==> flow/design.v <==
module dht11_reader (
  input rst_n,           
  input wire en,         
  input wire clk,        
  output reg [7:0] humidity,
  output reg [7:0] temperature,
  output wire data_ready
);
  reg [31:0] counter;    
  assign data_ready = 1'b0;
  always @(posedge clk or negedge rst_n) begin
    if (!rst_n) begin
      humidity <= 8'h28;
      temperature <= 8'h21;
      counter <= 0;
    end else if (en) begin
      counter <= counter + 1;
      if (counter >= 3_000_000) begin  
        counter <= 0;
        if (temperature < 35) begin
          temperature <= temperature + 1;
        end else begin
          temperature <= 30;
        end
        if (humidity < 45) begin
          humidity <= humidity + 1;
        end else begin
          humidity <= 40;
        end
      end
    end
  end
endmodule
module uart_tx(
  input  wire clk,               
  input  wire rst_n,             
  input  wire tx_start,          
  input  wire [7:0] tx_data,     
  output reg tx,                 
  output reg tx_done,            
  output reg tx_busy             
);
  parameter CLK_FREQ = 1_000_000;  
  parameter BAUD_RATE = 9600;
  localparam BIT_PERIOD = CLK_FREQ / BAUD_RATE;  
  reg [3:0] bit_index;      
  reg [15:0] clk_count;     
  reg [9:0] tx_shift_reg;   
  always @(posedge clk or negedge rst_n) begin
    if (!rst_n) begin
      tx <= 1;           
      tx_busy <= 0;
      bit_index <= 0;
      clk_count <= 0;
      tx_done <= 0;
    end else begin
      if (tx_start && !tx_busy) begin
        tx_shift_reg <= {1'b1, tx_data, 1'b0};  
        tx_busy <= 1'b1;
        bit_index <= 0;
        clk_count <= 0;
        tx_done <= 0;
      end
      if (tx_busy) begin
        if (clk_count < BIT_PERIOD - 1) begin
          clk_count <= clk_count + 1;
        end else begin
          clk_count <= 0;
          tx <= tx_shift_reg[bit_index];  
          bit_index <= bit_index + 1;
          if (bit_index == 9) begin
            tx_busy <= 1'b0;  
            tx_done <= 1;
          end
        end
      end
    end
  end
endmodule
module uart_rx (
  input wire clk,              
  input wire rst_n,            
  input wire rx,               
  output reg [7:0] data_out,   
  output reg rx_busy,          
  output reg done              
);
  parameter CLK_FREQ = 1_000_000;                  
  parameter BAUD_RATE = 9600;
  localparam BIT_PERIOD = CLK_FREQ / BAUD_RATE;    
  reg [9:0] rx_shift_reg;    
  reg [3:0] bit_index;       
  reg [15:0] clk_count;      
  always @(posedge clk or negedge rst_n) begin
    if (!rst_n) begin
      rx_busy <= 0;
      clk_count <= 0;
      bit_index <= 0;
      done <= 1'b0;  
    end else begin
      if (!rx_busy && !rx) begin
        rx_busy <= 1'b1;
        done <= 1'b0;
        clk_count <= BIT_PERIOD / 2;  
        bit_index <= 0;
      end
      if (rx_busy) begin
        if (clk_count < BIT_PERIOD - 1) begin
          clk_count <= clk_count + 1;
        end else begin
          clk_count <= 0;
          rx_shift_reg[bit_index] <= rx;  
          bit_index <= bit_index + 1;
          if (bit_index == 9) begin
            if (rx == 1'b1) begin  
              rx_busy <= 1'b0;
              done <= 1'b1;  
              data_out <= rx_shift_reg[8:1];  
            end else begin
              rx_busy <= 1'b0;  
              done <= 1'b0;
            end
          end
        end
      end else begin
        if (done) begin
          done <= 1'b0;  
        end
      end
    end
  end
endmodule
module uart_string(
  input wire clk_1Mhz,
  input wire rst_n,
  input wire [7: 0] temperature, 
  input wire [7: 0] humidity, 
  input wire rx,
  output wire tx,
  input wire en_tx,
  output reg tx_msg_done,
  input wire fan_state,
  input wire hum_state,
  output reg [7:0] chr_cmd,
  output reg [7:0] chr_val0,
  output reg [7:0] chr_val1,
  output reg       rx_msg_done   
);
  localparam SEND_INTERVAL = 1_000_000;  
  localparam IDLE = 2'b00, LOAD = 2'b01, TRANSMIT = 2'b10, DONE = 2'b11;
  wire tx_done, rx_done;
  reg [3:0] tx_index;   
  reg [7:0] tx_data;
  reg send_start;
  reg [31:0] timer_count;  
  wire tx_busy;
  reg [7:0] tx_msg [0:8];  
  reg [1:0] TX_STATE;
  always @(posedge clk_1Mhz or negedge rst_n) begin
    if (!rst_n) begin
      tx_msg[0] <= 8'h53;  
      tx_msg[1] <= 8'h3A;  
      tx_msg[2] <= 8'h30;  
      tx_msg[3] <= 8'h30;  
      tx_msg[4] <= 8'h30;  
      tx_msg[5] <= 8'h30;  
      tx_msg[6] <= 8'h30;  
      tx_msg[7] <= 8'h30;  
      tx_msg[8] <= 8'h2F;  
      tx_msg_done <= 1'b0;
      tx_index <= 0;
      send_start <= 1'b0;
      timer_count <= 0;
      TX_STATE <= IDLE;
    end else if (en_tx) begin
      case (TX_STATE)
        IDLE: begin
          tx_msg_done <= 1'b0;  
          if (!tx_busy) begin
            if (timer_count == SEND_INTERVAL) begin
              timer_count <= 0;
              TX_STATE <= LOAD;
            end else begin
              timer_count <= timer_count + 1;
            end
          end
        end
        LOAD: begin
          if (tx_index == 0) begin
            tx_msg[2] <= temperature / 10 + 8'h30;
            tx_msg[3] <= temperature % 10 + 8'h30;
            tx_msg[4] <= humidity / 10 + 8'h30;
            tx_msg[5] <= humidity % 10 + 8'h30;
            tx_msg[6] <= fan_state ? 8'h31 : 8'h30;  
            tx_msg[7] <= hum_state ? 8'h31 : 8'h30;  
          end
          tx_data <= tx_msg[tx_index];  
          send_start <= 1'b1;           
          TX_STATE <= TRANSMIT;
        end
        TRANSMIT: begin
          if (tx_done) begin
            send_start <= 1'b0;         
            if (tx_index < 8) begin
              tx_index <= tx_index + 1;
              TX_STATE <= LOAD;        
            end else begin
              tx_index <= 0;
              TX_STATE <= DONE;        
            end
          end
        end
        DONE: begin
          tx_msg_done <= 1'b1;          
          TX_STATE <= IDLE;            
        end
      endcase
    end
  end
  wire [7:0] rx_data;
  wire rx_busy;
  reg [5:0] RX_STATE;
  always @(posedge clk_1Mhz or negedge rst_n) begin
    if (!rst_n) begin
      RX_STATE <= 0;       
      rx_msg_done <= 1'b0;    
    end else if (!rx_busy && rx_done) begin
      case (RX_STATE)
        0: begin
          if (rx_data == 8'h41 || rx_data == 8'h42 || rx_data == 8'h43
              || rx_data == 8'h44 || rx_data == 8'h4C) begin
            RX_STATE <= 1;
            chr_cmd <= rx_data;
            rx_msg_done <= 1'b0;
          end else begin
            RX_STATE <= 0;  
          end
        end
        1: begin
          if ((rx_data >= 8'h30 && rx_data <= 8'h39) || rx_data == 8'h2D) begin  
            RX_STATE <= 2;
            chr_val0 <= rx_data;
          end
        end
        2: begin
          if (rx_data == 8'h3A) begin  
            RX_STATE <= 3;
          end
        end
        3: begin
          if (rx_data >= 8'h30 && rx_data <= 8'h39) begin  
            RX_STATE <= 4;
            chr_val1 <= rx_data;
          end
        end
        4: begin
          if (rx_data == 8'h0A || rx_data == 8'h2A || rx_data == 8'h2F) begin
            rx_msg_done <= 1'b1;
            RX_STATE <= 0;
          end
        end
      endcase
    end
    else if (rx_busy && !rx_done) begin
      rx_msg_done <= 1'b0;
    end
  end
  uart_tx uart_tx_inst(
    .clk(clk_1Mhz),
    .rst_n(rst_n),
    .tx_start(send_start),
    .tx_data(tx_data),
    .tx(tx),
    .tx_busy(tx_busy),
    .tx_done(tx_done)
  );
  uart_rx uart_rx_inst (
    .clk(clk_1Mhz),
    .rst_n(rst_n),
    .rx(rx),
    .data_out(rx_data),
    .rx_busy(rx_busy),
    .done(rx_done)
  );
endmodule
module i2c_writeframe(
    input       clk_1MHz,                
    input       rst_n,                   
    input       en_write,                
    input       start_frame,             
    input       stop_frame,              
    input [7:0] data,                    
    input       sda_in,                  
    output      sda_oe,                  
    output reg  scl,                     
    output      done,                    
    output reg  sda_en                   
);
    localparam  DELAY       = 10;        
    reg [20:0]  cnt;                     
    reg         cnt_clr;                 
    localparam  WaitEn      = 0,         
                PreStart    = 1,         
                Start       = 2,         
                AfterStart  = 3,         
                PreWrite    = 4,         
                WriteLow    = 5,         
                WriteHigh   = 6,         
                WriteDone   = 7,         
                WaitAck     = 8,         
                Ack1        = 9,         
                Ack2        = 10,        
                AckDone     = 11,        
                PreStop     = 12,        
                Stop        = 13,        
                Done        = 14;        
    reg [3:0]   state, next_state;
    reg [3:0]   bit_cnt;                 
    wire [2:0]  bit_idx = bit_cnt - 1'b1;    
    reg         sda_out;                 
    assign sda_oe = sda_en & ~sda_out;
    always @(posedge clk_1MHz, negedge rst_n) begin
        if (!rst_n)
            cnt <= 21'd0;
        else if (cnt_clr)
            cnt <= 21'd0;
        else
            cnt <= cnt + 1'b1;
    end
    always @(posedge clk_1MHz, negedge rst_n) begin
        if (!rst_n)
            state <= WaitEn;
        else
            state <= next_state;
    end
    always @(*) begin
        if (!rst_n)
            next_state = WaitEn;             
        else begin
            case (state)
                WaitEn:     next_state = en_write ? (start_frame ? PreStart : PreWrite) : WaitEn;
                PreStart:   next_state = (cnt == DELAY) ? Start : PreStart;
                Start:      next_state = (cnt == DELAY) ? AfterStart : Start;
                AfterStart: next_state = (cnt == DELAY) ? WriteLow : AfterStart;
                PreWrite:   next_state = (cnt == DELAY) ? WriteLow : PreWrite;
                WriteLow:   next_state = (cnt == DELAY) ? WriteHigh : WriteLow;
                WriteHigh:  next_state = (cnt == DELAY && bit_cnt == 4'd8) ? WriteDone : ((cnt == DELAY) ? WriteLow : WriteHigh);
                WriteDone:  next_state = (cnt == DELAY) ? WaitAck : WriteDone;
                WaitAck:    next_state = (sda_in == 1'b0) ? Ack1 : WaitAck;
                Ack1:       next_state = (cnt == DELAY) ? Ack2 : Ack1;
                Ack2:       next_state = (cnt == DELAY) ? AckDone : Ack2;
                AckDone:    next_state = (cnt == DELAY) ? (stop_frame ? PreStop : Done) : AckDone;
                PreStop:    next_state = (cnt == DELAY) ? Stop : PreStop;
                Stop:       next_state = (cnt == DELAY) ? Done : Stop;
                Done:       next_state = WaitEn;
                default:    next_state = WaitEn;
            endcase
        end
    end   
    always @(posedge clk_1MHz, negedge rst_n) begin
        if (!rst_n) begin                    
            sda_en  <= 1'b1;
            sda_out <= 1'b1;
            scl     <= 1'b1;
            cnt_clr <= 1'b1;
        end else begin
            case (state)
                WaitEn: begin
                    sda_en  <= 1'b1;         
                    cnt_clr <= 1'b1;         
                end
                PreStart: begin
                    sda_out <= 1'b1;                                 
                    scl     <= 1'b1;        
                    cnt_clr <= (cnt == DELAY-1) ? 1'b1 : 1'b0;       
                end
                Start: begin
                    sda_out <= 1'b0;                                 
                    cnt_clr <= (cnt == DELAY-1) ? 1'b1 : 1'b0;       
                end
                AfterStart: begin
                    scl     <= 1'b0;                                 
                    cnt_clr <= (cnt == DELAY-1) ? 1'b1 : 1'b0;       
                end
                PreWrite: begin
                    cnt_clr <= (cnt == DELAY-1) ? 1'b1 : 1'b0;       
                end
                WriteLow: begin
                    scl     <= 1'b0;                                 
                    sda_out <= data[3'd7-bit_idx];                   
                    cnt_clr <= (cnt == DELAY-1) ? 1'b1 : 1'b0;       
                end
                WriteHigh: begin
                    scl     <= 1'b1;                                 
                    cnt_clr <= (cnt == DELAY-1) ? 1'b1 : 1'b0;       
                end
                WriteDone: begin
                    scl     <= 1'b0;                                 
                    sda_en  <= 1'b0;                                 
                    cnt_clr <= (cnt == DELAY-1) ? 1'b1 : 1'b0;       
                end
                WaitAck: begin
                    cnt_clr <= 1'b1;                                 
                end
                Ack1: begin
                    scl     <= 1'b1;                                 
                    cnt_clr <= (cnt == DELAY-1) ? 1'b1 : 1'b0;       
                end
                Ack2: begin
                    scl     <= 1'b0;                                 
                    cnt_clr <= (cnt == DELAY-1) ? 1'b1 : 1'b0;       
                end
                AckDone: begin      
                    cnt_clr <= (cnt == DELAY-1) ? 1'b1 : 1'b0;       
                end
                PreStop: begin
                    scl     <= 1'b1;                                 
                    cnt_clr <= (cnt == DELAY-1) ? 1'b1 : 1'b0;       
                end   
                Stop: begin
                    sda_en  <= 1'b1;                                 
                    sda_out <= 1'b1;                                 
                    cnt_clr <= (cnt == DELAY-1) ? 1'b1 : 1'b0;       
                end
                Done: begin
                    cnt_clr <= 1'b1;                                 
                end
            endcase
        end
    end
    always @(posedge clk_1MHz, negedge rst_n) begin
        if (!rst_n)
            bit_cnt <= 4'd0;
        else begin
            case (state)
                WriteLow:   bit_cnt <= (cnt == 1'b0) ? bit_cnt + 1'b1 : bit_cnt;     
                WaitEn:     bit_cnt <= 4'd0;
                Done:       bit_cnt <= 4'd0;
                default:    bit_cnt <= bit_cnt;
            endcase
        end
    end
    assign done = (state == Done);
endmodule
module lcd_write_cmd_data(
    input       clk_1MHz,                    
    input       rst_n,                       
    input [7:0] data,                        
    input       cmd_data,                    
    input       ena,                         
    input [6:0] i2c_addr,                    
    input       sda_in,                      
    output      sda_oe,                      
    output      scl,                         
    output      done,                        
    output      sda_en
);
    localparam  DELAY               = 50;    
    reg [20:0]  cnt;                         
    reg         cnt_clr;                     
    localparam  WaitEn              = 0,     
                Write_Addr          = 1,     
                Wait_AddrDone       = 2,     
                Write_HighNibble1   = 3,     
                Wait_High1Done      = 4,     
                Delay_CMD1          = 5,     
                Write_HighNibble2   = 6,     
                Wait_High2Done      = 7,     
                Write_LowNibble1    = 8,     
                Wait_Low1Done       = 9,     
                Delay_CMD2          = 10,    
                Write_LowNibble2    = 11,    
                Wait_Low2Done       = 12,    
                Done                = 13;    
    reg [3:0]   state, next_state;
    reg         en_write;                    
    wire        en_i2cwrite = en_write;
    wire        i2c_done;                    
    reg [7:0]   i2c_data;                    
    reg         start_frame;                 
    reg         stop_frame;                  
    always @(posedge clk_1MHz, negedge rst_n) begin
        if (!rst_n)
            cnt <= 21'd0;
        else if (cnt_clr)
            cnt <= 21'd0;
        else
            cnt <= cnt + 1'b1;
    end
    always @(posedge clk_1MHz, negedge rst_n) begin
        if (!rst_n)
            state <= WaitEn;
        else
            state <= next_state;
    end
    always @(*) begin
        if (!rst_n)
            next_state = WaitEn;                 
        else begin
            case (state)
                WaitEn:             next_state = ena ? Write_Addr : WaitEn;
                Write_Addr:         next_state = Wait_AddrDone;
                Wait_AddrDone:      next_state = i2c_done ? Write_HighNibble1 : Wait_AddrDone;
                Write_HighNibble1:  next_state = Wait_High1Done;
                Wait_High1Done:     next_state = i2c_done ? Delay_CMD1 : Wait_High1Done;
                Delay_CMD1:         next_state = (cnt == DELAY) ? Write_HighNibble2 : Delay_CMD1;
                Write_HighNibble2:  next_state = Wait_High2Done;
                Wait_High2Done:     next_state = i2c_done ? Write_LowNibble1 : Wait_High2Done;
                Write_LowNibble1:   next_state = Wait_Low1Done;
                Wait_Low1Done:      next_state = i2c_done ? Delay_CMD2 : Wait_Low1Done;
                Delay_CMD2:         next_state = (cnt == DELAY) ? Write_LowNibble2 : Delay_CMD2;
                Write_LowNibble2:   next_state = Wait_Low2Done;
                Wait_Low2Done:      next_state = i2c_done ? Done : Wait_Low2Done;
                Done:               next_state = WaitEn;
                default:            next_state = WaitEn;
            endcase
        end
    end
    always @(posedge clk_1MHz, negedge rst_n) begin
        if (!rst_n) begin                    
            i2c_data <= 8'd0;
            en_write <= 1'b0;
            cnt_clr  <= 1'b1;
        end else begin
            case (state)
                WaitEn: begin
                    i2c_data    <= 8'd0;
                    en_write    <= 1'b0;
                    cnt_clr     <= 1'b1;
                end
                Write_Addr: begin
                    start_frame <= 1'b1;                 
                    stop_frame  <= 1'b0;
                    i2c_data    <= {i2c_addr, 1'b0};     
                    en_write    <= 1'b1;                 
                end
                Wait_AddrDone: begin
                    en_write    <= 1'b0;                 
                end
                Write_HighNibble1: begin
                    start_frame <= 1'b0;
                    stop_frame  <= 1'b0;
                    i2c_data    <= (data & 8'hF0) | 8'h0C | cmd_data;
                    en_write    <= 1'b1;                 
                end
                Wait_High1Done: begin
                    en_write    <= 1'b0;                 
                end
                Delay_CMD1: begin
                    cnt_clr     <= 1'b0;                 
                end
                Write_HighNibble2: begin
                    start_frame <= 1'b0;
                    stop_frame  <= 1'b0;
                    i2c_data    <= ((data & 8'hF0) | 8'h0C | cmd_data) & 8'hFB;
                    en_write    <= 1'b1;                 
                    cnt_clr     <= 1'b1;                 
                end
                Wait_High2Done: begin
                    en_write    <= 1'b0;                 
                end
                Write_LowNibble1: begin              
                    start_frame <= 1'b0;
                    stop_frame  <= 1'b0;
                    i2c_data    <= ((data & 8'h0F) << 4) | 8'h0C | cmd_data;
                    en_write    <= 1'b1;                
                end
                Wait_Low1Done: begin
                    en_write    <= 1'b0;                 
                end
                Delay_CMD2: begin
                    cnt_clr     <= 1'b0;                 
                end
                Write_LowNibble2: begin
                    start_frame <= 1'b0;
                    stop_frame  <= 1'b1;                 
                    i2c_data    <= (((data & 8'h0F) << 4) | 8'h0C | cmd_data) & 8'hFB;
                    en_write    <= 1'b1;                 
                    cnt_clr     <= 1'b1;                 
                end
                Wait_Low2Done: begin
                    en_write    <= 1'b0;                 
                end
            endcase
        end
    end
    assign done = (state == Done);
    i2c_writeframe i2c_writframe_inst(
        .clk_1MHz   (clk_1MHz),
        .rst_n      (rst_n),
        .en_write   (en_i2cwrite),
        .start_frame(start_frame),
        .stop_frame (stop_frame),
        .data       (i2c_data),
        .sda_in     (sda_in),
        .sda_oe     (sda_oe),
        .scl        (scl),
        .done       (i2c_done),
        .sda_en     (sda_en)
    );
endmodule
module lcd_display(
    input           clk_1MHz,                
    input           rst_n,                   
    input           ena,                     
    input           done_write,              
    input  [127:0]  row1,                    
    input  [127:0]  row2,                    
    output reg[7:0] data,                    
    output          cmd_data,                
    output reg      ena_write,               
    output          busy                     
);
    localparam  DELAY           = 50;        
    localparam  WaitEn          = 0,
                Write           = 1,
                WaitWrite       = 2,
                WaitDelay       = 3,
                Done            = 4;
    reg [2:0]   state, next_state;          
    reg [20:0]  cnt;                         
    reg         cnt_clr;                     
    wire [7:0]  cmd_data_array [0:39];
    assign cmd_data_array[0]    = 8'h02;     
    assign cmd_data_array[1]    = 8'h28;     
    assign cmd_data_array[2]    = 8'h0C;     
    assign cmd_data_array[3]    = 8'h06;     
    assign cmd_data_array[4]    = 8'h01;     
    assign cmd_data_array[5]    = 8'h80;     
    assign cmd_data_array[22]   = 8'hC0;     
    assign cmd_data_array[39]   = 8'h00;     
    generate
        genvar i;
        for (i = 1; i < 17; i=i+1) begin: for_name
            assign cmd_data_array[22-i] = row1[(i*8)-1:i*8-8];       
            assign cmd_data_array[39-i] = row2[(i*8)-1:i*8-8];       
        end
    endgenerate
    reg [5:0]   ptr;                         
    assign cmd_data = (ptr <= 6'd6 || ptr == 6'd23) ? 1'b0 : 1'b1;   
    assign busy = ~(state == WaitEn);
    always @(posedge clk_1MHz, negedge rst_n) begin
        if (!rst_n)
            cnt <= 21'd0;
        else if (cnt_clr)
            cnt <= 21'd0;
        else 
            cnt <= cnt + 1'b1;
    end
    always @(posedge clk_1MHz, negedge rst_n) begin
        if (!rst_n)
            state <= WaitEn;
        else
            state <= next_state;
    end
    always @(*) begin
        if (!rst_n)
            next_state = WaitEn;
        else begin
            case (state)
                WaitEn:     next_state = ena ? Write : WaitEn;
                Write:      next_state = WaitWrite;
                WaitWrite:  next_state = done_write ? WaitDelay : WaitWrite;
                WaitDelay:  next_state = (ptr == 6'd39) ? Done : ((cnt == DELAY) ? Write : WaitDelay);
                Done:       next_state = WaitEn;
                default:    next_state = WaitEn;
            endcase
        end
    end
    always @(posedge clk_1MHz, negedge rst_n) begin
        if (!rst_n) begin
            cnt_clr    <= 1'b1;
            ena_write  <= 1'b0;            
        end else begin
            case (state)
                WaitEn: begin
                    cnt_clr    <= 1'b1;                  
                    ena_write  <= 1'b0;                  
                end
                Write: begin
                    cnt_clr    <= 1'b1;                  
                    data       <= cmd_data_array[ptr];   
                    ena_write  <= 1'b1;                  
                end
                WaitWrite: begin
                    ena_write  <= 1'b0;                  
                end
                WaitDelay: begin
                    cnt_clr    <= 1'b0;
                end
            endcase
        end
    end
    always @(posedge clk_1MHz, negedge rst_n) begin
        if (!rst_n)
            ptr <= 6'd0;
        else if (state == WaitEn)
            ptr <= 6'd0;
        else if (state == Write)
            ptr <= ptr + 1'b1;
        else
            ptr <= ptr;
    end
endmodule
module lcd_16x2(
  input           clk_1MHz,
  input           rst_n,
  input           lcd_ena,
  input [127:0]   row1,
  input [127:0]   row2,
  output          busy,
  output          scl,
  input           sda_in,
  output          sda_oe,
  output          lcd_done
);
  localparam      i2c_addr = 7'h27;
  wire [7:0]      data;
  wire            cmd_data;
  wire            ena_write;
  lcd_display lcd_display_inst(
    .clk_1MHz           (clk_1MHz),
    .rst_n              (rst_n),
    .ena                (lcd_ena),
    .done_write         (lcd_done),
    .row1               (row1),
    .row2               (row2),
    .data               (data),
    .cmd_data           (cmd_data),
    .ena_write          (ena_write),
    .busy               (busy)
  );
  lcd_write_cmd_data lcd_write_cmd_data_inst(
    .clk_1MHz           (clk_1MHz),
    .rst_n              (rst_n),
    .data               (data),
    .cmd_data           (cmd_data),
    .ena                (ena_write),
    .i2c_addr           (i2c_addr),
    .sda_in             (sda_in),
    .sda_oe             (sda_oe),
    .scl                (scl),
    .done               (lcd_done)
  );
endmodule
module logic_controller(
  input   wire            clk,        
  input   wire            rst_n,
  input   wire  [7: 0]    temperature,
  input   wire  [7: 0]    humidity,
  output  reg             dht_en,
  input   wire            dht_data_ready,
  input   wire  [7:0]     chr_cmd,
  input   wire  [7:0]     chr_val0,
  input   wire  [7:0]     chr_val1,
  input   wire            rx_msg_done,
  input   wire            tx_msg_done,
  output  reg             en_tx,
  output  reg             lcd_en,    
  input   wire            lcd_done,  
  output  reg   [127:0]   lcd_row1,  
  output  reg   [127:0]   lcd_row2,  
  output  reg             led_fan,       
  output  reg             led_hum       
);
  localparam INTERVAL = 500_000;  
  integer interval_counter;
  reg [6:0] max_temp, min_temp, min_hum, max_hum;  
  reg [7:0] temp_tens, temp_units, humi_tens, humi_units;
  reg tick;  
  reg rx_msg_done_reg;
  always @(posedge clk or negedge rst_n) begin
    if (!rst_n) begin
      tick <= 1'b0;
      rx_msg_done_reg <= 1'b0;
      interval_counter <= 0;
      en_tx <= 1'b0;
      temp_tens <= 8'h00;
      temp_units <= 8'h00;
      humi_tens <= 8'h00;
      humi_units <= 8'h00;
      max_temp <= 34;  
      min_temp <= 1;  
      min_hum <= 42;  
      max_hum <= 63;  
      dht_en <= 1'b0;
      lcd_row1 <= "  Cold Storage  ";
      lcd_row2 <= "     Welcome    ";
      lcd_en <= 1'b1;
      led_fan <= 1'b0;
      led_hum <= 1'b0;
    end else begin
      if (lcd_done && lcd_en) begin
        lcd_en <= 1'b0;
      end
      if (interval_counter == INTERVAL) begin
        interval_counter <= 0;
        tick <= ~tick;
        if (tick) begin
          if (!dht_en) begin
            dht_en <= 1'b1;
          end
          en_tx <= 1'b1;
          update_leds();
          update_lcd();
        end else begin
          dht_en <= 1'b0;
        end
      end else begin
        interval_counter <= interval_counter + 1;
      end
      if (rx_msg_done && !rx_msg_done_reg) begin
        rx_msg_done_reg <= 1'b1;
        update_settings();
        if (chr_cmd != 8'h4C) begin  
          update_leds();
        end
      end else if (!rx_msg_done) begin
        rx_msg_done_reg <= 1'b0;
      end
      if (dht_en && dht_data_ready) begin
        dht_en <= 1'b0;
      end
      if (en_tx && tx_msg_done) begin
        en_tx <= 1'b0;
      end
    end
  end
  task update_settings;
    begin
      if (chr_cmd == 8'h4C) begin  
        led_fan <= (chr_val0 == 8'h31);  
        led_hum <= (chr_val1 == 8'h31);  
      end else if (chr_cmd == 8'h41) begin  
        if (chr_val0 == 8'h2D) begin  
          max_temp <= -1 * ((chr_val1 - 8'h30) * 10);
        end else begin
          max_temp <= ((chr_val0 - 8'h30) * 10) + (chr_val1 - 8'h30);
        end
      end else if (chr_cmd == 8'h42) begin  
        if (chr_val0 == 8'h2D) begin  
          min_temp <= -1 * ((chr_val1 - 8'h30) * 10);
        end else begin
          min_temp <= ((chr_val0 - 8'h30) * 10) + (chr_val1 - 8'h30);
        end
      end else if (chr_cmd == 8'h43) begin  
        if (chr_val0 == 8'h2D) begin  
          max_hum <= -1 * ((chr_val1 - 8'h30) * 10);
        end else begin
          max_hum <= ((chr_val0 - 8'h30) * 10) + (chr_val1 - 8'h30);
        end
      end else if (chr_cmd == 8'h44) begin  
        if (chr_val0 == 8'h2D) begin  
          min_hum <= -1 * ((chr_val1 - 8'h30) * 10);
        end else begin
          min_hum <= ((chr_val0 - 8'h30) * 10) + (chr_val1 - 8'h30);
        end
      end
      uart_rx_to_lcd();
    end
  endtask
  task update_leds;
    begin
      if (temperature > max_temp) begin
        led_fan <= 1'b1;  
      end else if (temperature < min_temp) begin
        led_fan <= 1'b0;  
      end else begin
        led_fan <= 1'b0;  
      end
      if (humidity < max_hum) begin
        led_hum <= 1'b1;  
      end else if (humidity > min_hum) begin
        led_hum <= 1'b0;  
      end else begin
        led_hum <= 1'b0;  
      end
    end
  endtask
  task update_lcd;
    begin
      temp_tens <= (temperature / 10) + 8'h30;   
      temp_units <= (temperature % 10) + 8'h30;  
      humi_tens <= (humidity / 10) + 8'h30;    
      humi_units <= (humidity % 10) + 8'h30;   
      if (temperature < 10) begin
        lcd_row1 <= { "Temp: 0", temp_units, " C      " };  
      end else begin
        lcd_row1 <= { "Temp: ", temp_tens, temp_units, " C      " };  
      end
      if (humidity < 10) begin
        lcd_row2 <= { "Humi: 0", humi_units, "%       " };   
      end else begin
        lcd_row2 <= { "Humi: ", humi_tens, humi_units, "%       " };   
      end
      lcd_en <= 1'b1;
    end
  endtask
  task uart_rx_to_lcd;
    begin
      lcd_row1 <= {"RX: ", chr_cmd, chr_val0, chr_val1, "         "};
      lcd_row2 <= {"Tem:", temp_tens, temp_units, "C Hum:", humi_tens, humi_units, "% "};
      interval_counter <= 0;  
      lcd_en <= 1'b1;
    end
  endtask
endmodule
module top_coldstorage(
  input         clk,           
  input         rst_n,         
  output        led_fan,       
  output        led_hum,       
  input         sda_lcd_in,
  output        sda_lcd_oe,
  output        scl_lcd,
  input         rx,
  output        tx
);
  wire clk_1MHz = clk;
  wire [127:0] lcd_row1, lcd_row2;
  wire lcd_en, lcd_done;
  wire [7:0] temperature, humidity;
  wire dht_en, dht_data_ready;
  wire [7:0] chr_cmd, chr_val0, chr_val1;
  wire rx_msg_done, en_tx, tx_msg_done;
  logic_controller logic_controller_inst(
    .clk(clk_1MHz),
    .rst_n(rst_n),
    .temperature(temperature),
    .humidity(humidity),
    .dht_en(dht_en),
    .dht_data_ready(dht_data_ready),
    .chr_cmd(chr_cmd),
    .chr_val0(chr_val0),
    .chr_val1(chr_val1),
    .en_tx(en_tx),
    .rx_msg_done(rx_msg_done),
    .tx_msg_done(tx_msg_done),
    .lcd_en(lcd_en),
    .lcd_done(lcd_done),
    .lcd_row1(lcd_row1),
    .lcd_row2(lcd_row2),
    .led_fan(led_fan),
    .led_hum(led_hum)
  );
  dht11_reader dht11_reader_inst(
    .clk(clk_1MHz),
    .rst_n(rst_n),
    .en(dht_en),
    .temperature(temperature),
    .humidity(humidity),
    .data_ready(dht_data_ready)
  );
  uart_string uart_string_inst(
    .clk_1Mhz(clk_1MHz),
    .rst_n(rst_n),
    .temperature(temperature),
    .humidity(humidity),
    .en_tx(en_tx),
    .tx_msg_done(tx_msg_done),
    .tx(tx),
    .rx(rx),
    .fan_state(led_fan),
    .hum_state(led_hum),
    .chr_cmd(chr_cmd),
    .chr_val0(chr_val0),
    .chr_val1(chr_val1),
    .rx_msg_done(rx_msg_done)
  );
  lcd_16x2 lcd_16x2_inst(
    .clk_1MHz(clk_1MHz),
    .rst_n(rst_n),
    .lcd_ena(lcd_en),
    .row1(lcd_row1),
    .row2(lcd_row2),
    .lcd_done(lcd_done),
    .sda_in(sda_lcd_in),
    .sda_oe(sda_lcd_oe),
    .scl(scl_lcd)
  );  
endmodule
==> reports on top_coldstorage <==
From RTL to reports: top_coldstorage
Each step is given for the RTL above and for the edited RTL.
Lines under "before" count in the file above, lines under "after" in the edited file.
"difference" is "after" less "before", of the values as shown.
Operators: Yosys type, input widths -> output width; for muxes data width and select width s.
Library cell names are shortened.
The mark n/a stands for no value.
Inputs
  top module: top_coldstorage
  clock port: clk
  cell library: sky130hd
  library corner: tt_025C_1v80

Diff
Unified diff, file above to edited file.
This change comes from a script, not from a designer. No optimisation was intended, and the edited design may behave differently.
begin of diff
@@ -191,5 +191,5 @@
             tx_msg[3] <= temperature % 10 + 8'h30;
             tx_msg[4] <= humidity / 10 + 8'h30;
-            tx_msg[5] <= humidity % 10 + 8'h30;
+            tx_msg[5] <= (humidity - 10) + 8'h30;
             tx_msg[6] <= fan_state ? 8'h31 : 8'h30;  
             tx_msg[7] <= hum_state ? 8'h31 : 8'h30;  
end of diff

After elaboration
Source: Yosys, flattened and elaborated. Widths are those after wreduce. Registers that Yosys merges into a memory's read port (data or address) are not register bits. Print and check cells do not count.
Word-level totals
  register bits after elaboration: before 697, after 697, difference 0
  bits of input ports: before 4, after 4, difference 0
  output and inout bits: before 5, after 5, difference 0
  elaborated cells: before 495, after 497, difference +2
Operators by class
  add/subtract/negate cells: before 25, after 27, difference +2
  $mul: before 3, after 3, difference 0
  divide/modulo/power cells: before 4, after 4, difference 0
  order comparisons: before 13, after 13, difference 0
  equal/unequal tests: before 123, after 123, difference 0
  shift-type cells: before 4, after 4, difference 0
  muxes and demuxes: before 146, after 146, difference 0
  bitwise gates (word level): before 14, after 14, difference 0
  reductions and logical operators: before 95, after 95, difference 0
Operators by type and width
  $add 8x6->8 const B: before 4, after 5, difference +1
  $sub 8x4->8 const B: before 0, after 1, difference +1
Unchanged operator kinds not shown: 109.

Logic depth
Yosys ltp: most cells in a row. Word level: on the elaborated netlist, between registers, memories and ports. Mapped: between sequential cells and ports; inverters and the memories' decode and read muxes count.
Depth
  word-level depth: before 8, after 8, difference 0
  ABC_AREA: before 0, after 0
  depth in mapped cells: before 22, after 27, difference +5
  gate-level depth less buffers: before 20, after 24, difference +4

Netlist
The flow's flattened synthesis, as Yosys stat reports it; memories are mapped. The netlist is that of the ABC_AREA named above (0 if unset); the other value can give another one.
Cells by type
  nand2_1: before 404, after 379, difference -25
  xor2_1: before 82, after 94, difference +12
  xnor2_1: before 79, after 91, difference +12
  clkbuf_1: before 120, after 130, difference +10
  mux2_2: before 10, after 20, difference +10
  a32oi_1: before 16, after 8, difference -8
  o21ai_1: before 3, after 11, difference +8
  nand3_1: before 129, after 136, difference +7
  and2_1: before 33, after 40, difference +7
  and4_1: before 12, after 19, difference +7
  inv_1: before 110, after 104, difference -6
  o22ai_1: before 9, after 15, difference +6
  nand2b_1: before 23, after 18, difference -5
  a22oi_1: before 22, after 27, difference +5
  a21o_1: before 17, after 12, difference -5
  nor2_1: before 322, after 318, difference -4
  ha_1: before 84, after 88, difference +4
  nand4_1: before 38, after 42, difference +4
Unchanged cell types not shown: 23.
The list need not be complete.
Synthesis totals
  mapped cells: before 2909, after 2952, difference +43
  synthesis area (um^2): before 27254.9, after 27781.6, difference +526.7
  area of sequential cells (um^2): before 13520.5, after 13520.5, difference 0.0
  flip-flop cells: before 524, after 524, difference 0
  buffer cells: before 141, after 154, difference +13
The figures by module come from a second, unflattened synthesis with its own total; it is not the netlist above.
Second synthesis, totals
  cell total of the unflattened synthesis: before 3556, after 3548, difference -8
  area (unflattened synthesis) (um^2): before 32218.4, after 32297.2, difference +78.8
Rows give one instance, submodules left out.
Modules, before
  logic_controller: times used 1, cells 1310, area 11228.3 um^2, sequential area 4154.0 um^2
  uart_string: times used 1, cells 724, area 6576.3 um^2, sequential area 2922.8 um^2
  lcd_display: times used 1, cells 577, area 4409.2 um^2, sequential area 1093.5 um^2
  dht11_reader: times used 1, cells 265, area 2531.2 um^2, sequential area 1206.2 um^2
  i2c_writeframe: times used 1, cells 223, area 2252.2 um^2, sequential area 1107.3 um^2
  lcd_write_cmd_data: times used 1, cells 198, area 2125.8 um^2, sequential area 1188.6 um^2
  uart_rx: times used 1, cells 149, area 1750.4 um^2, sequential area 1031.0 um^2
  uart_tx: times used 1, cells 108, area 1337.5 um^2, sequential area 817.0 um^2
  lcd_16x2: times used 1, cells 2, area 7.5 um^2, sequential area 0.0 um^2
  top_coldstorage: times used 1, cells 0, area 0.0 um^2, sequential area 0.0 um^2
Modules, after
  logic_controller: times used 1, cells 1310, area 11228.3 um^2, sequential area 4154.0 um^2
  uart_string: times used 1, cells 716, area 6655.1 um^2, sequential area 2922.8 um^2
  lcd_display: times used 1, cells 577, area 4409.2 um^2, sequential area 1093.5 um^2
  dht11_reader: times used 1, cells 265, area 2531.2 um^2, sequential area 1206.2 um^2
  i2c_writeframe: times used 1, cells 223, area 2252.2 um^2, sequential area 1107.3 um^2
  lcd_write_cmd_data: times used 1, cells 198, area 2125.8 um^2, sequential area 1188.6 um^2
  uart_rx: times used 1, cells 149, area 1750.4 um^2, sequential area 1031.0 um^2
  uart_tx: times used 1, cells 108, area 1337.5 um^2, sequential area 817.0 um^2
  lcd_16x2: times used 1, cells 2, area 7.5 um^2, sequential area 0.0 um^2
  top_coldstorage: times used 1, cells 0, area 0.0 um^2, sequential area 0.0 um^2

Worst setup path after synthesis
OpenSTA on the mapped netlist: ideal clock, no wires. The path of least setup slack (recovery checks aside). Input and output delay are each 20% of the period. Register names are those of the netlist, which keeps one name where synthesis merged equal registers.
Path after synthesis
  path kind: before register -> register, after register -> register
  start point: before register dht11_reader_inst.humidity[5], after register dht11_reader_inst.humidity[2]
  end point: before register logic_controller_inst.humi_units[6], after register logic_controller_inst.humi_units[6]
  period (ns): before 10.0, after 10.0, difference 0.0
  setup time (ns): before 0.125, after 0.132, difference +0.007
  launch time at the first pin (ns): before 0.000, after 0.000, difference 0.000
  data arrival time (ns): before 4.675, after 6.033, difference +1.358
  required time (ns): before 9.875, after 9.868, difference -0.007
  slack (ns): before 5.200, after 3.835, difference -1.365
  delay of the path (ns): before 4.800, after 6.165, difference +1.365
  driving pins on the path: before 23, after 28, difference +5
  buffers on the path: before 2, after 3, difference +1
  synthesis period reached (ns): before 4.8, after 6.165, difference +1.365
"delay of the path" is the arrival time less input delay plus setup time.
"driving pins on the path": output pins that drive a net of the path, with the launching flip-flop's if there is one; two outputs of one cell count as two.
"synthesis period reached" is the clock period less the worst setup slack; recovery checks do not enter. This is arithmetic on one report: input and output delays are still those of the set period (20% each).
Between the ends stands the longest chain of elaborated cells between them, by number of cells; it is not shown to be the way that was timed. Of several equally long chains one is given.
A line is the first line of the expression or statement that the cell stems from. Yosys adds cells for indexed reads and writes and turns some case tables into memories.
A register here has more assigning lines than the two given.
On the way, after synthesis, before
  cell sequence: dfstp_2 -> clkbuf_1 -> nor2_1 -> inv_1 -> ha_1 -> nand2b_1 -> o21ai_0 -> a211oi_1 -> a211o_1 -> a211oi_1 -> buf_2 -> mux2i_1 -> xor2_1 -> o311a_1 -> inv_1 -> a22oi_1 -> a31oi_1 -> ha_1 -> xnor2_1 -> xnor2_1 -> xnor2_1 -> xnor2_1 -> mux2_2
  length of the longest elaborated chain: 2
  elaborated cells on any way between the ends: 2
  those cells by class: add/sub (1); div (1)
RTL lines, path after synthesis, before
  start: declaration: line 5  | output reg [7:0] humidity,
  start: assignment: line 13  | humidity <= 8'h28;
  start: assignment: line 26  | humidity <= humidity + 1;
  $mod 8x4->32: line 885  | humi_units <= (humidity % 10) + 8'h30;
  $add 8x6->8: line 885
  end: assignment: line 781  | humi_units <= 8'h00;
  end: declaration: line 769  | reg [7:0] temp_tens, temp_units, humi_tens, humi_units;
On the way, after synthesis, after
  cell sequence: dfrtp_1 -> buf_2 -> inv_1 -> ha_1 -> or4b_4 -> a21o_1 -> ha_1 -> o21ba_2 -> a21oi_1 -> or4_1 -> o21ai_2 -> buf_6 -> nor4_1 -> o31ai_2 -> a22o_4 -> buf_6 -> or3b_4 -> nor4_4 -> o21a_4 -> xnor2_2 -> o22ai_4 -> a211oi_1 -> nand4bb_1 -> xor2_1 -> ha_1 -> xnor2_1 -> xnor2_1 -> o21ai_1
  length of the longest elaborated chain: 2
  elaborated cells on any way between the ends: 2
  source lines of those cells: 1
  those cells by class: add/sub (1); div (1)
RTL lines, path after synthesis, after
  start: declaration: line 5  | output reg [7:0] humidity,
  start: assignment: line 13  | humidity <= 8'h28;
  start: assignment: line 26  | humidity <= humidity + 1;
  $mod 8x4->32: line 885  | humi_units <= (humidity % 10) + 8'h30;
  $add 8x6->8: line 885
  end: assignment: line 781  | humi_units <= 8'h00;
  end: declaration: line 769  | reg [7:0] temp_tens, temp_units, humi_tens, humi_units;

Worst path after layout
Path of least setup slack in the final report of the runs of set A (OpenROAD, finished layout, wires in). Where an end is a register, its clock arrival counts in the times.
Path after layout
  path kind: before register -> register, after register -> register
  start point: before register dht11_reader_inst.humidity[5], after register dht11_reader_inst.humidity[2]
  end point: before register uart_string_inst.tx_msg[5][6], after register logic_controller_inst.humi_units[6]
  period (ns): before 5.41, after 5.41, difference 0.00
  setup time (ns): before 0.11, after 0.13, difference +0.02
  launch time at the first pin (ns): before 0.63, after 0.61, difference -0.02
  data arrival time (ns): before 5.51, after 6.20, difference +0.69
  required time (ns): before 5.93, after 5.91, difference -0.02
  slack (ns): before 0.41, after -0.28, difference -0.69
  driving pins on the path: before 22, after 26, difference +4
  buffers on the path: before 1, after 1, difference 0
Between the ends stands the longest chain of elaborated cells between them, by number of cells; it is not shown to be the way that was timed. Of several equally long chains one is given.
A register here has more assigning lines than the two given.
On the way, after layout, before
  cell sequence: dfstp_2 -> nor2_1 -> inv_1 -> ha_1 -> nand2b_1 -> o21ai_1 -> a211oi_1 -> a211o_1 -> a211oi_1 -> buf_4 -> mux2i_1 -> xor2_1 -> o311a_1 -> inv_1 -> a22oi_1 -> a31oi_1 -> ha_1 -> xnor2_1 -> xnor2_1 -> xnor2_1 -> xnor2_1 -> mux2_2
  length of the longest elaborated chain: 2
  elaborated cells on any way between the ends: 2
  those cells by class: add/sub (1); div (1)
RTL lines, path after layout, before
  start: declaration: line 5  | output reg [7:0] humidity,
  start: assignment: line 13  | humidity <= 8'h28;
  start: assignment: line 26  | humidity <= humidity + 1;
  $mod 8x4->32: line 193  | tx_msg[5] <= humidity % 10 + 8'h30;
  $add 8x6->8: line 193
  end: assignment: line 166  | tx_msg[5] <= 8'h30;
  end: assignment: line 193
  end: declaration: line 157  | reg [7:0] tx_msg [0:8];
On the way, after layout, after
  cell sequence: dfrtp_2 -> inv_8 -> ha_4 -> or4b_4 -> a21o_1 -> ha_4 -> o21ba_4 -> a21oi_2 -> or4_4 -> o21ai_4 -> buf_4 -> nor3_2 -> o211a_4 -> or3b_4 -> a221oi_4 -> nor4_4 -> o21a_4 -> and3_4 -> o211ai_4 -> a211oi_2 -> nand4bb_1 -> xor2_1 -> ha_1 -> xnor2_1 -> xnor2_1 -> o21ai_1
  length of the longest elaborated chain: 2
  elaborated cells on any way between the ends: 2
  source lines of those cells: 1
  those cells by class: add/sub (1); div (1)
RTL lines, path after layout, after
  start: declaration: line 5  | output reg [7:0] humidity,
  start: assignment: line 13  | humidity <= 8'h28;
  start: assignment: line 26  | humidity <= humidity + 1;
  $mod 8x4->32: line 885  | humi_units <= (humidity % 10) + 8'h30;
  $add 8x6->8: line 885
  end: assignment: line 781  | humi_units <= 8'h00;
  end: declaration: line 769  | reg [7:0] temp_tens, temp_units, humi_tens, humi_units;

Flow runs
Runs of the flow (Yosys, OpenROAD) on both versions; the two runs of a pair have the same settings. The constraints put input and output delay at 20% of the set period each and load the outputs with 0.01 pF.
Flow settings, set A
  CORE_UTILIZATION: 40
  period_ns: 5.41
  CAP_MARGIN: 20
  CORE_MARGIN: 2
  SLEW_MARGIN: 20
Final reports, set A
  cell area after synthesis (um^2): before 27254.9, after 27781.6, difference +526.7
  die size (um^2): before 70240.9, after 71577.7, difference +1336.8
  standard-cell area after layout (um^2): before 30017.5, after 31415.1, difference +1397.6
  utilization of the finished layout (%): before 44.6, after 45.7, difference +1.1
  setup slack of the worst path (ns): before 0.412, after -0.283, difference -0.695
  final setup TNS (ns): before 0.000, after -0.328, difference -0.328
  power (W): before 0.008307, after 0.008428, difference +0.000121
  achieved period (ns): before 4.998, after 5.693, difference +0.695
Flow settings, set B
  CAP_MARGIN: 5
  CELL_PAD_IN_SITES_DETAIL_PLACEMENT: 1
  CELL_PAD_IN_SITES_GLOBAL_PLACEMENT: 1
  CORE_MARGIN: 6
  CORE_UTILIZATION: 35
  CTS_CLUSTER_SIZE: 51
  GPL_ROUTABILITY_DRIVEN: 1
  HOLD_SLACK_MARGIN: 0.24
  MIN_ROUTING_LAYER: met2
  PLACE_DENSITY_LB_ADDON: 0.12
  SETUP_SLACK_MARGIN: 0.03
  SLEW_MARGIN: 20
  period_ns: 5.29
Final reports, set B
  cell area after synthesis (um^2): before 27254.9, after 27781.6, difference +526.7
  die size (um^2): before 84713.0, after 86280.3, difference +1567.3
  standard-cell area after layout (um^2): before 30653.1, after 32402.3, difference +1749.2
  utilization of the finished layout (%): before 40.1, after 41.6, difference +1.5
  setup slack of the worst path (ns): before 0.389, after -0.515, difference -0.904
  final setup TNS (ns): before 0.000, after -1.112, difference -1.112
  power (W): before 0.009208, after 0.009228, difference +0.000020
  achieved period (ns): before 4.901, after 5.805, difference +0.904
"achieved period" means the clock period less the worst setup slack. The figure is calculated, with input and output delays left at 20% of the set period.
"power": no workload was simulated; the value follows from the tool's default switching activity.
